==> flow/design.v <==
module ADD_step1
  (
   input  [31:0] floating_point1_in,
   input  [31:0] floating_point2_in,
   output 	 sign_shifted,
   output [25:0] frac_shifted,
   output 	 sign_not_shifted,
   output [25:0] frac_not_shifted,
   output [7:0]  exp_max
   );
   reg  [7:0] 	 unsigned_exp_diff;
   reg 		 cmp_out;  
   wire [31:0] 	 floating_point_shift;
   wire [31:0] 	 floating_point_not_shift;
   reg  [31:0] 	 shifted_floating_point;
   int_compare cmp_exponents (
			      .exp1(floating_point1_in[30:23]), 
			      .exp2(floating_point2_in[30:23]),
			      .u_diff(unsigned_exp_diff),
			      .cmp_out(cmp_out)
			      );
   assign floating_point_shift = cmp_out ? floating_point1_in : floating_point2_in;
   assign floating_point_not_shift = cmp_out ? floating_point2_in : floating_point1_in;
   assign exp_max = cmp_out ? floating_point2_in[30:23] : floating_point1_in[30:23];
   right_shift shift_frac_with_smaller_exp (
	       .fraction({1'b1, floating_point_shift[22:0], 2'b0}),
	       .shift_amount(unsigned_exp_diff),
	       .result(frac_shifted)
	       );
   assign frac_not_shifted = {1'b1, floating_point_not_shift[22:0], 2'b0};
   assign sign_not_shifted = floating_point_not_shift[31];
   assign sign_shifted     = floating_point_shift[31];
endmodule
module ADD_step2
  (
   input  [25:0] frac1,
   input         sign1,
   input  [25:0] frac2,
   input         sign2,
   input  [7:0]  exp_max_in, 
   output        sign_out,
   output [25:0] sum,
   output        carry_out,
   output reg [7:0]  exp_max_out
   );
   reg [26:0] 	 frac1_signed;
   reg [26:0] 	 frac2_signed;
   reg [26:0] 	 sum_signed;
   always_comb begin : exp_max_assignment
      if(sum_signed == 0) exp_max_out = 8'b00000000;
      else exp_max_out = exp_max_in;
   end
   u_to_s change_to_signed1(
			    .sign(sign1),
			    .frac_unsigned(frac1),
			    .frac_signed(frac1_signed)
			    );
   u_to_s change_to_signed2(
			    .sign(sign2),
			    .frac_unsigned(frac2),
			    .frac_signed(frac2_signed)
			    );
  adder_26b add_signed_fracs(
			     .frac1(frac1_signed),
			     .frac2(frac2_signed),
			     .sum(sum_signed),
			     .ovf(carry_out)
			     );
   s_to_u change_to_unsigned(
			     .frac_signed(sum_signed),
			     .sign(sign_out),
			     .frac_unsigned(sum)
			     );
endmodule
module ADD_step3
  (
   input 	 ovf_in,
   input 	 unf_in,
   input 	 dz,  
   input 	 inv,
   input [2:0] 	 frm,
   input [7:0] 	 exponent_max_in,
   input 	 sign_in,
   input [25:0]  frac_in,
   input 	 carry_out,
   output [31:0] floating_point_out,
   output [4:0]  flags
   );
   wire        inexact;
   wire        sign;
   wire [7:0]  exponent;
   wire [22:0] frac;
   assign {sign, exponent, frac} = floating_point_out;
   reg [7:0] exp_minus_shift_amount;
   reg [25:0] shifted_frac;
   reg [7:0]  shifted_amount;
   reg [7:0]  exp_out;
   reg        ovf;
   reg        unf;
   left_shift shift_left (
			  .fraction(frac_in),
			  .result(shifted_frac),
			  .shifted_amount(shifted_amount)
			  );
   subtract SUB (
		 .exp1(exponent_max_in),
		 .shifted_amount(shifted_amount),
		 .result(exp_minus_shift_amount)
		 );
   reg [24:0] round_this;
   always_comb begin
      ovf = 0;
      unf = 0;
      if(carry_out == 1) begin
	 round_this = frac_in[25:1];
	 exp_out    = exponent_max_in + 1;
	 if((exponent_max_in == 8'b11111110) && (~unf_in)) ovf = 1;
      end
      else begin
	 round_this = shifted_frac[24:0];
	 exp_out    = exp_minus_shift_amount;
	 if(({1'b0, exponent_max_in} < shifted_amount) && (~ovf_in)) unf = 1;
      end
   end
   reg [31:0] round_out;
   logic round_flag;
   rounder ROUND (
		  .frm(frm),
		  .sign(sign_in),
		  .exp_in(exp_out),
		  .fraction(round_this),
		  .round_out(round_out),
		  .rounded(round_flag)
		  );
   assign inexact                  = ovf_in | ovf | unf_in | unf | round_flag;
   assign flags                    = {inv, dz, (ovf | ovf_in), (unf | unf_in), inexact};
   assign floating_point_out[31]   = round_out[31];
   assign floating_point_out[30:0] = inv    ? 31'b1111111101111111111111111111111 :
				     ovf_in ? 31'b1111111100000000000000000000000 :
				     ovf    ? 31'b1111111100000000000000000000000 :
				     unf_in ? 31'b0000000000000000000000000000000 :
				     unf    ? 31'b0000000000000000000000000000000 :
				     round_out[30:0];
endmodule
module MUL_step1
  (
   input  [31:0] fp1_in,
   input  [31:0] fp2_in,
   output        sign1,
   output        sign2,
   output [7:0]  exp1,
   output [7:0]  exp2,
   output [25:0] product,
   output        carry_out
   );
   assign sign1 = fp1_in[31];
   assign sign2 = fp2_in[31];
   assign exp1  = fp1_in[30:23];
   assign exp2  = fp2_in[30:23];
   mul_26b MUL (
		.frac_in1({1'b1, fp1_in[22:0], 2'b00}),
		.frac_in2({1'b1, fp2_in[22:0], 2'b00}),
		.frac_out(product),
		.overflow(carry_out)
		);
endmodule  
module MUL_step2
  (
   input        sign1,
   input        sign2,
   input  [7:0] exp1,
   input  [7:0] exp2,
   output       sign_out,
   output [7:0] sum_exp,
   output reg   ovf,
   output reg   unf,
   input        carry
   );
   adder_8b add_EXPs(
		     .carry(carry),
		     .exp1(exp1),
		     .exp2(exp2),
		     .sum(sum_exp),
		     .ovf(ovf),
		     .unf(unf)
		     );
   assign sign_out = sign1 ^ sign2;
endmodule
module int_compare(
	input      [7:0] exp1,
	input      [7:0] exp2,
	output     [7:0] u_diff,
	output reg       cmp_out
);
wire [8:0] u_exp1 = {1'b0, exp1};
wire [8:0] u_exp2 = {1'b0, exp2}; 
reg  [8:0] diff;
assign u_diff = diff[7:0];
always_comb begin 
	diff = u_exp1 - u_exp2;
	case(diff[8]) 
		1'b0: cmp_out = 1'b0;
		1'b1: begin
		      cmp_out = 1'b1; 
		      diff = -diff;
		      end
	endcase
end 
endmodule
module right_shift(
	input      [25:0] fraction,
	input      [7:0]  shift_amount,
	output reg [25:0] result
);
	always_comb begin
		case(shift_amount)
			0 : result = fraction;
			1 : result =  {1'd0, fraction[25:1]}; 
			2 : result =  {2'd0, fraction[25:2]};
			3 : result =  {3'd0, fraction[25:3]};
			4 : result =  {4'd0, fraction[25:4]};
			5 : result =  {5'd0, fraction[25:5]};
			6 : result =  {6'd0, fraction[25:6]};
			7 : result =  {7'd0, fraction[25:7]};
			8 : result =  {8'd0, fraction[25:8]};
			9 : result =  {9'd0, fraction[25:9]};
			10: result = {10'd0, fraction[25:10]}; 
			11: result = {11'd0, fraction[25:11]};
			12: result = {12'd0, fraction[25:12]};
			13: result = {13'd0, fraction[25:13]};
			14: result = {14'd0, fraction[25:14]};
			15: result = {15'd0, fraction[25:15]};
			16: result = {16'd0, fraction[25:16]};
			17: result = {17'd0, fraction[25:17]};
			18: result = {18'd0, fraction[25:18]};
			19: result = {19'd0, fraction[25:19]};
			20: result = {20'd0, fraction[25:20]};
			21: result = {21'd0, fraction[25:21]};
			22: result = {22'd0, fraction[25:22]};
			23: result = {23'd0, fraction[25:23]};
			24: result = {24'd0, fraction[25:24]};
			25: result = {25'd0, fraction[25]};
		   default: result = 26'd0;
	        endcase
	end
endmodule
module u_to_s(
	input             sign,
	input      [25:0] frac_unsigned,
	output reg [26:0] frac_signed
);
always_comb begin
	frac_signed = {1'b0, frac_unsigned};
	if(sign == 1) begin
		frac_signed = -frac_signed;
	end
end
endmodule
module s_to_u(
	input      [26:0] frac_signed,
	output reg        sign,
	output     [25:0] frac_unsigned
);
reg [26:0] rfrac_signed;
assign frac_unsigned = rfrac_signed[25:0];
always_comb begin
        sign = 0;
	rfrac_signed = frac_signed;
	if(frac_signed[26] == 1) begin
		rfrac_signed = -frac_signed;
		sign         = 1;
	end
end
endmodule
module adder_26b(
	input      [26:0] frac1,
	input      [26:0] frac2, 
	output reg [26:0] sum, 
	output reg        ovf
);
always_comb begin 
   sum = frac1 + frac2;
   ovf = 0;
   if(frac1[26] == 1 && frac2[26]== 1 && sum[26] == 0) begin
      ovf = 1;
      sum[26] = 1;
   end
   if(frac1[26] == 0 && frac2[26]== 0 && sum[26] == 1) begin
      ovf = 1;
      sum[26] = 0;
   end
end
endmodule
module mul_26b
(
 input  [25:0] frac_in1,
 input  [25:0] frac_in2,
 output [25:0] frac_out,
 output        overflow
 );
   reg 	[51:0] frac_out_52b;
   assign overflow = frac_out_52b[51];
   assign frac_out = frac_out_52b[50:25];
   always_comb begin : MULTIPLY
      frac_out_52b = frac_in1 * frac_in2;
   end
endmodule   
module adder_8b(
	input carry,
	input [7:0]  exp1,
	input [7:0]  exp2, 
	output [7:0] sum, 
	output 	     ovf,
	output 	     unf
);
   reg [7:0] 	     r_exp1;
   reg [7:0] 	     r_exp2;
   reg [7:0] 	     r_sum;
   always_comb begin
      r_exp1 = exp1 - 8'b10000000;
      r_exp2 = exp2 - 8'b10000000;
      r_sum  = r_exp1 + r_exp2;
   end
   assign sum = (exp1 + exp2) - 8'b10000000;  
   assign ovf = r_sum[7] && ~r_exp1[7] && ~r_exp2[7];
   assign unf = ((carry != 1) || (sum != 8'b11111111)) && (~r_sum[7] && r_exp1[7] && r_exp2[7]);
endmodule
module subtract
(
 input  [7:0] exp1,
 input  [7:0] shifted_amount,
 output [7:0] result
);
   reg [8:0]  u_exp1;
   reg [8:0]  u_shifted_amount;
   reg [8:0]  u_result;
always_comb   begin
   u_exp1           = {1'b0, exp1};
   u_shifted_amount = {1'b0,shifted_amount};
   u_result         = u_exp1 - u_shifted_amount;
end
   assign result = u_result[7:0];
endmodule  
module rounder(
	       input      [2:0]  frm,
	       input 		 sign,
	       input      [7:0]  exp_in,
	       input      [24:0] fraction,
	       output reg [31:0] round_out,
	       output            rounded
	       );
   reg        round_amount;
   localparam RNE = 3'b000;
   localparam RZE = 3'b001;
   localparam RDN = 3'b010;
   localparam RUP = 3'b011;
   localparam RMM = 3'b100;
   always_comb begin
      round_amount = 0;
      if(fraction[24:2] != '1) begin
	 if(frm == RNE) begin
	    if(fraction[1:0] == 2'b11)
	      round_amount = 1;
	 end
	 else if(frm == RZE) begin
	    round_amount = 0;
	 end
	 else if(frm == RDN) begin
	 if(sign == 1 && ((fraction[0] == 1) || (fraction[1] == 1)))
	    round_amount = 1;
	 end
	 else if(frm == RUP) begin
	    if(sign == 0 && ((fraction[0] == 1) || (fraction[1] == 1)))
	      round_amount = 1;
	 end
	 else if(frm == RMM) begin
	    if(fraction[1] == 1)
	      round_amount = 1;
	 end
      end  
   end  
   assign rounded   = round_amount;
   assign round_out = {sign, exp_in, fraction[24:2] + round_amount};
endmodule
module left_shift(
	input      [25:0] fraction,
	output reg [25:0] result,
	output reg [7:0] shifted_amount
);
	always_comb begin
	        result = fraction; 
	        shifted_amount = 0;
		casez(fraction) 
			26'b01????????????????????????: begin result = {fraction[24:0], 1'd0}; shifted_amount = 1;  end
			26'b001???????????????????????: begin result = {fraction[23:0], 2'd0}; shifted_amount = 2;  end
			26'b0001??????????????????????: begin result = {fraction[22:0], 3'd0}; shifted_amount = 3;  end 
			26'b00001?????????????????????: begin result = {fraction[21:0], 4'd0}; shifted_amount = 4;  end
			26'b000001????????????????????: begin result = {fraction[20:0], 5'd0}; shifted_amount = 5;  end
			26'b0000001???????????????????: begin result = {fraction[19:0], 6'd0}; shifted_amount = 6;  end
			26'b00000001??????????????????: begin result = {fraction[18:0], 7'd0}; shifted_amount = 7;  end 
			26'b000000001?????????????????: begin result = {fraction[17:0], 8'd0}; shifted_amount = 8;  end
			26'b0000000001????????????????: begin result = {fraction[16:0], 9'd0}; shifted_amount = 9;  end
			26'b00000000001???????????????: begin result = {fraction[15:0],10'd0}; shifted_amount = 10; end
			26'b000000000001??????????????: begin result = {fraction[14:0],11'd0}; shifted_amount = 11; end
			26'b0000000000001?????????????: begin result = {fraction[13:0],12'd0}; shifted_amount = 12; end
			26'b00000000000001????????????: begin result = {fraction[12:0],13'd0}; shifted_amount = 13; end
			26'b000000000000001???????????: begin result = {fraction[11:0],14'd0}; shifted_amount = 14; end
			26'b0000000000000001??????????: begin result = {fraction[10:0],15'd0}; shifted_amount = 15; end
			26'b00000000000000001?????????: begin result = {fraction[9:0], 16'd0}; shifted_amount = 16; end
			26'b000000000000000001????????: begin result = {fraction[8:0], 17'd0}; shifted_amount = 17; end
			26'b0000000000000000001???????: begin result = {fraction[7:0], 18'd0}; shifted_amount = 18; end
			26'b00000000000000000001??????: begin result = {fraction[6:0], 19'd0}; shifted_amount = 19; end
			26'b000000000000000000001?????: begin result = {fraction[5:0], 20'd0}; shifted_amount = 20; end
			26'b0000000000000000000001????: begin result = {fraction[4:0], 21'd0}; shifted_amount = 21; end
			26'b00000000000000000000001???: begin result = {fraction[3:0], 22'd0}; shifted_amount = 22; end
			26'b000000000000000000000001??: begin result = {fraction[2:0], 23'd0}; shifted_amount = 23; end
			26'b0000000000000000000000001?: begin result = {fraction[1:0], 24'd0}; shifted_amount = 24; end
			26'b00000000000000000000000001: begin result = {fraction[0],   25'd0}; shifted_amount = 25; end
		endcase
	end
endmodule
module FPU_top_level
(
 input 	       clk,
 input 	       nrst,
 input  [31:0] floating_point1,
 input  [31:0] floating_point2,
 input  [2:0]  frm,
 input  [6:0]  funct7,
 output [31:0] floating_point_out,
 output [4:0]  flags
 );
   reg [2:0]   frm2;
   reg [2:0]   frm3;
   reg [6:0]   funct7_2;
   reg [6:0]   funct7_3;
   localparam ADD = 7'b0100000;
   localparam MUL = 7'b0000010;
   reg 	       sign_shifted;
   reg [25:0]  frac_shifted;
   reg 	       sign_not_shifted;
   reg [25:0]  frac_not_shifted;
   reg [7:0]   exp_max;
   reg         mul_sign1;
   reg         mul_sign2;
   reg [7:0]   mul_exp1;
   reg [7:0]   mul_exp2;
   reg [25:0]  product;
   reg         mul_carry_out;
   reg [61:0]  step1_to_step2;
   reg [61:0]  nxt_step1_to_step2;
   reg        add_sign_out;
   reg [25:0] add_sum;
   reg 	      add_carry_out;
   reg [7:0]  add_exp_max;
   reg        mul_sign_out;
   reg [7:0]  sum_exp;
   reg        mul_ovf;
   reg        mul_unf;
   reg        inv;
   reg        inv2;
   reg        inv3;
   reg [37:0] step2_to_step3;
   reg [37:0] nxt_step2_to_step3;
        ADD_step1 addStep1(
			   .floating_point1_in(floating_point1),
			   .floating_point2_in(floating_point2),
			   .sign_shifted(sign_shifted),
			   .frac_shifted(frac_shifted),
			   .sign_not_shifted(sign_not_shifted),
			   .frac_not_shifted(frac_not_shifted),
			   .exp_max(exp_max)
			   );
        MUL_step1 mulStep1(
			   .fp1_in(floating_point1),
			   .fp2_in(floating_point2),
			   .sign1(mul_sign1),
			   .sign2(mul_sign2),
			   .exp1(mul_exp1),
			   .exp2(mul_exp2),
			   .product(product),
			   .carry_out(mul_carry_out)
			   );
   always_comb begin : check_for_invalid_op
      inv = 0;
      if(funct7 == ADD) begin
	 if((floating_point1[30:0] == 31'h7F800000) && 
	    (floating_point2[30:0] == 31'h7F800000) && 
	    (floating_point1[31] ^ floating_point2[31])) begin
	        inv = 1;
	 end
      end
      if(funct7 == MUL) begin
	 if(((floating_point1[30:0] == 31'h00000000)  &&
	     (floating_point2[30:0] == 31'h7F800000)) ||
	    ((floating_point1[30:0] == 31'h7F800000)  &&
	     (floating_point2[30:0] == 31'h00000000))) begin
	        inv = 1;
	 end
      end
   end  
   always_comb begin : select_op_step1to2
      nxt_step1_to_step2 = '0;
      case(funct7)
	ADD: begin
	   nxt_step1_to_step2[61]    = sign_shifted;
	   nxt_step1_to_step2[60:35] = frac_shifted;
	   nxt_step1_to_step2[34]    = sign_not_shifted;
	   nxt_step1_to_step2[33:8]  = frac_not_shifted;
	   nxt_step1_to_step2[7:0]   = exp_max;
	end
	MUL: begin
	   nxt_step1_to_step2[61]    = mul_sign1;
	   nxt_step1_to_step2[60]    = mul_sign2;
           nxt_step1_to_step2[59:52] = mul_exp1;
	   nxt_step1_to_step2[51:44] = mul_exp2;
	   nxt_step1_to_step2[43:18] = product;
	   nxt_step1_to_step2[17]    = mul_carry_out;
	end
      endcase  
   end  
   always_ff @ (posedge clk, negedge nrst) begin : STEP1_to_STEP2
      if(nrst == 0) begin
         frm2           <= 0;
	 step1_to_step2 <= 0;
         funct7_2       <= 0;
	 inv2           <= 0;
      end
      else begin
         frm2           <= frm;
	 step1_to_step2 <= nxt_step1_to_step2;
	 funct7_2       <= funct7;
	 inv2           <= inv;
      end
   end 
	 ADD_step2 add_step2 (
			      .frac1(step1_to_step2[60:35]),     
			      .sign1(step1_to_step2[61]),        
			      .frac2(step1_to_step2[33:8]),      
			      .sign2(step1_to_step2[34]),        
			      .exp_max_in(step1_to_step2[7:0]),  
			      .sign_out(add_sign_out),
			      .sum(add_sum),
			      .carry_out(add_carry_out),
			      .exp_max_out(add_exp_max)
			      );
         MUL_step2 mul_step2 (
			      .sign1(step1_to_step2[61]),    
			      .sign2(step1_to_step2[60]),    
			      .exp1(step1_to_step2[59:52]),  
			      .exp2(step1_to_step2[51:44]),  
			      .sign_out(mul_sign_out),
			      .sum_exp(sum_exp),
			      .ovf(mul_ovf),
			      .unf(mul_unf),
			      .carry(step1_to_step2[17])
			      );
   always_comb begin : select_op_step2to3
      nxt_step2_to_step3 = '0;
      case(funct7_2)
	ADD: begin
	   nxt_step2_to_step3[37:36]= 2'b00;
	   nxt_step2_to_step3[35]   = add_sign_out;
	   nxt_step2_to_step3[34:9] = add_sum;
	   nxt_step2_to_step3[8]    = add_carry_out;
	   nxt_step2_to_step3[7:0]  = add_exp_max;
	end
	MUL: begin
	   nxt_step2_to_step3[37]   = mul_ovf;
       	   nxt_step2_to_step3[36]   = mul_unf;	      
	   nxt_step2_to_step3[35]   = mul_sign_out;
	   nxt_step2_to_step3[34:9] = step1_to_step2[43:18];  
	   nxt_step2_to_step3[8]    = step1_to_step2[17];     
	   nxt_step2_to_step3[7:0]  = sum_exp;
	end
      endcase  
   end  
   always_ff @ (posedge clk, negedge nrst) begin : STEP2_to_STEP3
      if(nrst == 0) begin
	 funct7_3       <= 0;
         step2_to_step3 <= 0;
	 frm3           <= 0;
	 inv3           <= 0;
      end
      else begin
	 funct7_3       <= funct7_2;
	 step2_to_step3 <= nxt_step2_to_step3;
	 frm3           <= frm2;
	 inv3           <= inv2;
      end 
   end  
   reg o;
   always_comb begin
      if((step2_to_step3[7:0] == 8'b11111111) && (step2_to_step3[36] == 1'b0) && (step2_to_step3[8] == 0)) o = 1;
      else o = step2_to_step3[37]; 
   end
   ADD_step3 step3 (
		    .ovf_in(o),
		    .unf_in(step2_to_step3[36]),
		    .dz(1'b0),
		    .inv(inv3),
		    .frm(frm3),
		    .exponent_max_in(step2_to_step3[7:0]),
		    .sign_in(step2_to_step3[35]),
		    .frac_in(step2_to_step3[34:9]),
		    .carry_out(step2_to_step3[8]),
		    .floating_point_out(floating_point_out),
		    .flags(flags)
		    );
 endmodule
# From RTL to reports: FPU_top_level
# Tool output for the design above, in the order of the flow.
# Line numbers count from 1 in the design file above.
# Library cell names are shortened.
# A cell with n/a has no value.
[inputs]
top_module = "FPU_top_level"
clk_port = "clk"
lib = "sky130hd"
corner = "tt_025C_1v80"

# After elaboration
# Yosys after proc, flatten, opt, wreduce and memory -nomap, before mapping. Enables and synchronous resets that opt folds into registers are not counted as muxes. Memory bits, and registers merged into a memory's read port (data or address), are not among the register bits. Print and check cells are not counted. Equal cells are merged and count once.
[word_totals]
regBits = 115
inputBits = 76
output_inout_bits = 37
wordCells = 193
[op_classes]
add_sub_neg = 14
multipliers = 1
n_cmp = 1
equal = 65
mux = 59
n_logic = 19
n_reduce_logical = 27
[op_table]
columns = ["op", "count"]
rows = [
  ["multiplier 24 x 24 -> 48 bit", 1],
  ["case mux 26 bit (select 26 bit)", 1],
  ["case mux 25 bit (select 25 bit)", 1],
  ["two-way mux 31 bit", 5],
  ["case mux 5 bit (select 25 bit)", 1],
  ["equality test 8 x 5 -> 1 bit (second input constant)", 10],
  ["equality test 8 x 4 -> 1 bit (second input constant)", 8],
  ["two-way mux 32 bit", 2],
  ["case mux 8 bit (select 2 bit)", 4],
  ["equality test 31 bit (second input constant)", 2],
  ["zero test 31 bit", 2],
  ["negation 26 -> 27 bit", 2],
  ["two-way mux 27 bit", 2],
  ["case mux 26 bit (select 2 bit)", 1],
  ["equality test 8 x 3 -> 1 bit (second input constant)", 4],
  ["case mux 16 bit (select 2 bit)", 1],
  ["two-way mux 8 bit", 4],
  ["adder 27 bit", 1],
  ["zero test 27 bit", 1],
  ["equality test 26 x 1 -> 1 bit (second input constant)", 1],
  ["negation 26 bit", 1],
  ["two-way mux 26 bit", 1],
  ["two-way mux 1 bit", 26],
  ["equality test 25 x 1 -> 1 bit (second input constant)", 1],
  ["two-way mux 25 bit", 1],
  ["equality test 24 x 1 -> 1 bit (second input constant)", 1],
  ["subtractor 8 bit (second input constant)", 3],
  ["adder 23 x 1 -> 23 bit", 1],
]
# Other operator kinds: 47; their cells: 97.

# Logic depth
# Yosys ltp: most cells in a row. Word level: on the elaborated netlist, between registers, memories and ports. Mapped: between sequential cells and ports; inverters and the memories' decode and read muxes count.
[depth]
word_depth = 17
abc_area = 0
ltp_mapped = 29

# Netlist
# Yosys stat after the flow's synthesis: flattened, memories mapped to cells. It holds for the ABC_AREA given above (unset counts as 0); a run with the other value may have another netlist.
[by_type]
columns = ["cell_type", "count", "type_area_um2"]
rows = [
  ["fa_1", 489, 9.79E+03],
  ["ha_1", 228, 2.85E+03],
  ["dfrtp_1", 113, 2.83E+03],
  ["inv_1", 637, 2.39E+03],
  ["nand2_1", 518, 1.94E+03],
  ["and2_1", 256, 1.6E+03],
  ["clkbuf_1", 286, 1073.53],
  ["xnor2_1", 108, 945.907],
  ["o21ai_0", 171, 855.821],
  ["o22ai_1", 128, 800.768],
  ["a21oi_1", 156, 780.749],
  ["nor2_1", 170, 638.112],
  ["xor2_1", 52, 455.437],
  ["mux2i_1", 40, 400.384],
  ["nor3_1", 70, 350.336],
  ["nand3_1", 65, 325.312],
  ["nor4_1", 52, 325.312],
  ["a21o_1", 30, 225.216],
]
# Not listed: further types 78, cells in them 651.
[synth_totals]
cell_count = 4220
synth_area_um2 = 33672.3
seq_area_um2 = 2827.7
flip_flops = 113
buf_cells = 313
# The figures by module come from a second, unflattened synthesis with its own total; it is not the netlist above.
[hier_totals]
hier_cells = 4545
area_unflattened_um2 = 39177.6
# Each row is one instance without its submodules.
[by_module]
columns = ["module", "n_inst", "n_cells", "mod_area_um2", "mod_seq_area_um2"]
rows = [
  ["mul_26b", 1, 2323, 21197.8, 0.0],
  ["FPU_top_level", 1, 279, 4107.7, 2877.8],
  ["left_shift", 1, 539, 3219.3, 0.0],
  ["right_shift", 1, 460, 3079.2, 0.0],
  ["adder_26b", 1, 203, 1447.6, 0.0],
  ["u_to_s", 2, 86, 678.2, 0.0],
  ["ADD_step3", 1, 131, 1064.8, 0.0],
  ["ADD_step1", 1, 67, 872.1, 0.0],
  ["s_to_u", 1, 76, 601.8, 0.0],
  ["rounder", 1, 80, 576.8, 0.0],
  ["adder_8b", 1, 59, 516.7, 0.0],
  ["int_compare", 1, 68, 485.5, 0.0],
  ["subtract", 1, 48, 327.8, 0.0],
  ["ADD_step2", 1, 19, 172.7, 0.0],
]
# Modules not listed: 2.

# Timing after synthesis
# Path of least setup slack by OpenSTA after synthesis, without wires, with an ideal clock, recovery checks aside; 20% of the period is set as input and as output delay. Where synthesis merged equal registers, the netlist keeps one of their names.
[synth_timing]
path_kind = "input to register"
start = "in floating_point2[4]"
end = "reg step1_to_step2[17]"
period_ps = 10000
setup_ps = 138
launch_ps = 2000
arrival_ps = 8737
required_time_ps = 9862
setup_slack_ps = 1125
path_delay_ps = 6875
stages = 29
synth_period_reached_ps = 8875
# "path_delay_ps" = arrival - input delay + setup time.
# "stages" counts driving pins, that of a launching flip-flop among them; a cell with two outputs on the path counts twice.
# "synth_period_reached_ps" is the clock period less the worst setup slack; recovery checks do not enter. This is arithmetic on one report: input and output delays are still those of the set period (20% each).
# Between the ends stands the longest chain of elaborated cells between them, by number of cells; it is not shown to be the way that was timed. Of several equally long chains one is given.
# Each line given opens the expression or statement behind the cell; cells for indexed reads and writes are added by Yosys, which also makes memories of some case tables.
[synth_between]
cell_sequence = "clkbuf_1 -> clkbuf_1 -> nand2_1 -> fa_1 -> inv_1 -> fa_1 -> inv_1 -> fa_1 -> inv_1 -> fa_1 -> inv_1 -> fa_1 -> inv_1 -> fa_1 -> inv_1 -> fa_1 -> inv_1 -> ha_1 -> a211oi_1 -> o211ai_1 -> nand2_1 -> o21ai_0 -> o21ai_0 -> o211ai_1 -> a2111oi_0 -> o31ai_1 -> a21oi_1 -> xnor2_1 -> o22ai_1"
elab_chain_cells = 2
cone_cells = 2
lines_between = 2
classes_between = "mul (1); mux (1)"
[synth_lines]
columns = ["item", "line_no", "source"]
rows = [
  ["start, declared", 427, "input  [31:0] floating_point2,"],
  ["multiplier 24 x 24 -> 48 bit", 305, "frac_out_52b = frac_in1 * frac_in2;"],
  ["case mux 1 bit (select 2 bit)", 504, "case(funct7)"],
  ["end, assigned", 525, "step1_to_step2 <= 0;"],
  ["end, assigned", 531, "step1_to_step2 <= nxt_step1_to_step2;"],
  ["end, declared", 450, "reg [61:0]  step1_to_step2;"],
]

# Path in the finished layout
# From the final timing report of flow run A: the path of least setup slack in the routed layout; clock arrival at registers is part of the times.
# The report prints the path's times to 10 ps; the period is as set.
[layout_timing]
path_kind = "input to register"
start = "in floating_point1[8]"
end = "reg step1_to_step2[42]"
period_ps = 10000
setup_ps = 140
launch_ps = 2000
arrival_ps = 9490
required_time_ps = 10300
setup_slack_ps = 810
stages = 26
# Between the ends stands the longest chain of elaborated cells between them, by number of cells; it is not shown to be the way that was timed. Of several equally long chains one is given.
[layout_between]
cell_sequence = "clkdlybuf4s50_1 -> buf_4 -> nand2_1 -> fa_1 -> inv_1 -> fa_1 -> fa_1 -> fa_1 -> fa_1 -> fa_1 -> inv_1 -> fa_1 -> inv_1 -> ha_1 -> nand3_1 -> or2_2 -> nor4b_1 -> o21ai_0 -> buf_4 -> o211ai_1 -> a2111oi_0 -> buf_4 -> nor3b_1 -> nor2_1 -> xor2_1 -> o22ai_1"
elab_chain_cells = 3
cone_cells = 4
lines_between = 4
classes_between = "mul (1); mux (3)"
[layout_lines]
columns = ["item", "line_no", "source"]
rows = [
  ["start, declared", 426, "input  [31:0] floating_point1,"],
  ["two-way mux 32 bit", 22, "assign floating_point_shift = cmp_out ? floating_point1_in : floating_point2_in;"],
  ["case mux 26 bit (select 26 bit)", 216, "case(shift_amount)"],
  ["case mux 9 bit (select 2 bit)", 504, "case(funct7)"],
  ["end, assigned", 525, "step1_to_step2 <= 0;"],
  ["end, assigned", 531, "step1_to_step2 <= nxt_step1_to_step2;"],
  ["end, declared", 450, "reg [61:0]  step1_to_step2;"],
]

FLOW RESULTS
============

Module FPU_top_level, platform sky130hd: 2 stored runs of the flow (Yosys, OpenROAD) with differing settings, in no particular order. Input and output delays are each 20% of the period that was set; the output load is 0.01 pF.
"timing.achieved_period_ps": clock period set for the run, less the worst setup slack. It is reckoned from that one timing run; input and output delays stay at 20% of the period that was set.
"worst_setup_path_time_ps" is the time allowed to the run's worst setup path (the clock period less input and output delay, where it has them) less its slack. Clock arrival times count: a late capture clock shortens it, a late launch clock lengthens it.
"worst_setup_path_time_ps" is given in steps of 10 ps.

# flow run A
==> flow/run.sh <==
#!/bin/bash
# the make line also repeats the synthesis and layout settings of config.mk as NAME=value (left out here)
make -C /OpenROAD-flow-scripts/flow DESIGN_CONFIG=/design/flow/config.mk WORK_HOME=/design/flow/orfs CLKGATE_MAP_FILE= finish
==> flow/config.mk <==
export PLATFORM = sky130hd
export DESIGN_NAME = FPU_top_level
export DESIGN_NICKNAME = FPU_top_level
export VERILOG_FILES = /design/flow/design.v
export SDC_FILE = /design/flow/constraint.sdc
export NUM_CORES = 4
export LEC_CHECK = 0
export CAP_MARGIN = 30
export CORE_MARGIN = 2
export CORE_UTILIZATION = 40
export SLEW_MARGIN = 25
==> flow/constraint.sdc <==
create_clock -name core_clock -period 10.0 [get_ports {clk}]
set_input_delay 2.0000 -clock core_clock [delete_from_list [all_inputs] [get_ports {clk}]]
set_output_delay 2.0000 -clock core_clock [all_outputs]
set_load 0.01 [all_outputs]

==> flow run A: results <==
timing.achieved_period_ps=9186
design_die_area_um2=86518.3
fin_hold_ws_ps=341
worst_setup_path_time_ps=7190
worst_setup_path_type="input to register"
finish.stdcell_area_um2=37043.0
final_setup_ws_ps=814
synth_chip_area_um2=33672.3

# flow run B
==> flow/run.sh <==
#!/bin/bash
# the make line also repeats the synthesis and layout settings of config.mk as NAME=value (left out here)
make -C /OpenROAD-flow-scripts/flow DESIGN_CONFIG=/design/flow/config.mk WORK_HOME=/design/flow/orfs CLKGATE_MAP_FILE= finish
==> flow/config.mk <==
export PLATFORM = sky130hd
export DESIGN_NAME = FPU_top_level
export DESIGN_NICKNAME = FPU_top_level
export VERILOG_FILES = /design/flow/design.v
export SDC_FILE = /design/flow/constraint.sdc
export NUM_CORES = 4
export LEC_CHECK = 0
export CAP_MARGIN = 20
export CORE_MARGIN = 2
export CORE_UTILIZATION = 53
export SLEW_MARGIN = 20
==> flow/constraint.sdc <==
create_clock -name core_clock -period 9.33 [get_ports {clk}]
set_input_delay 1.8660 -clock core_clock [delete_from_list [all_inputs] [get_ports {clk}]]
set_output_delay 1.8660 -clock core_clock [all_outputs]
set_load 0.01 [all_outputs]

==> flow run B: results <==
timing.achieved_period_ps=9078
design_die_area_um2=65564.2
fin_hold_ws_ps=347
worst_setup_path_time_ps=7210
worst_setup_path_type="input to register"
finish.stdcell_area_um2=37235.7
final_setup_ws_ps=252
synth_chip_area_um2=33672.3
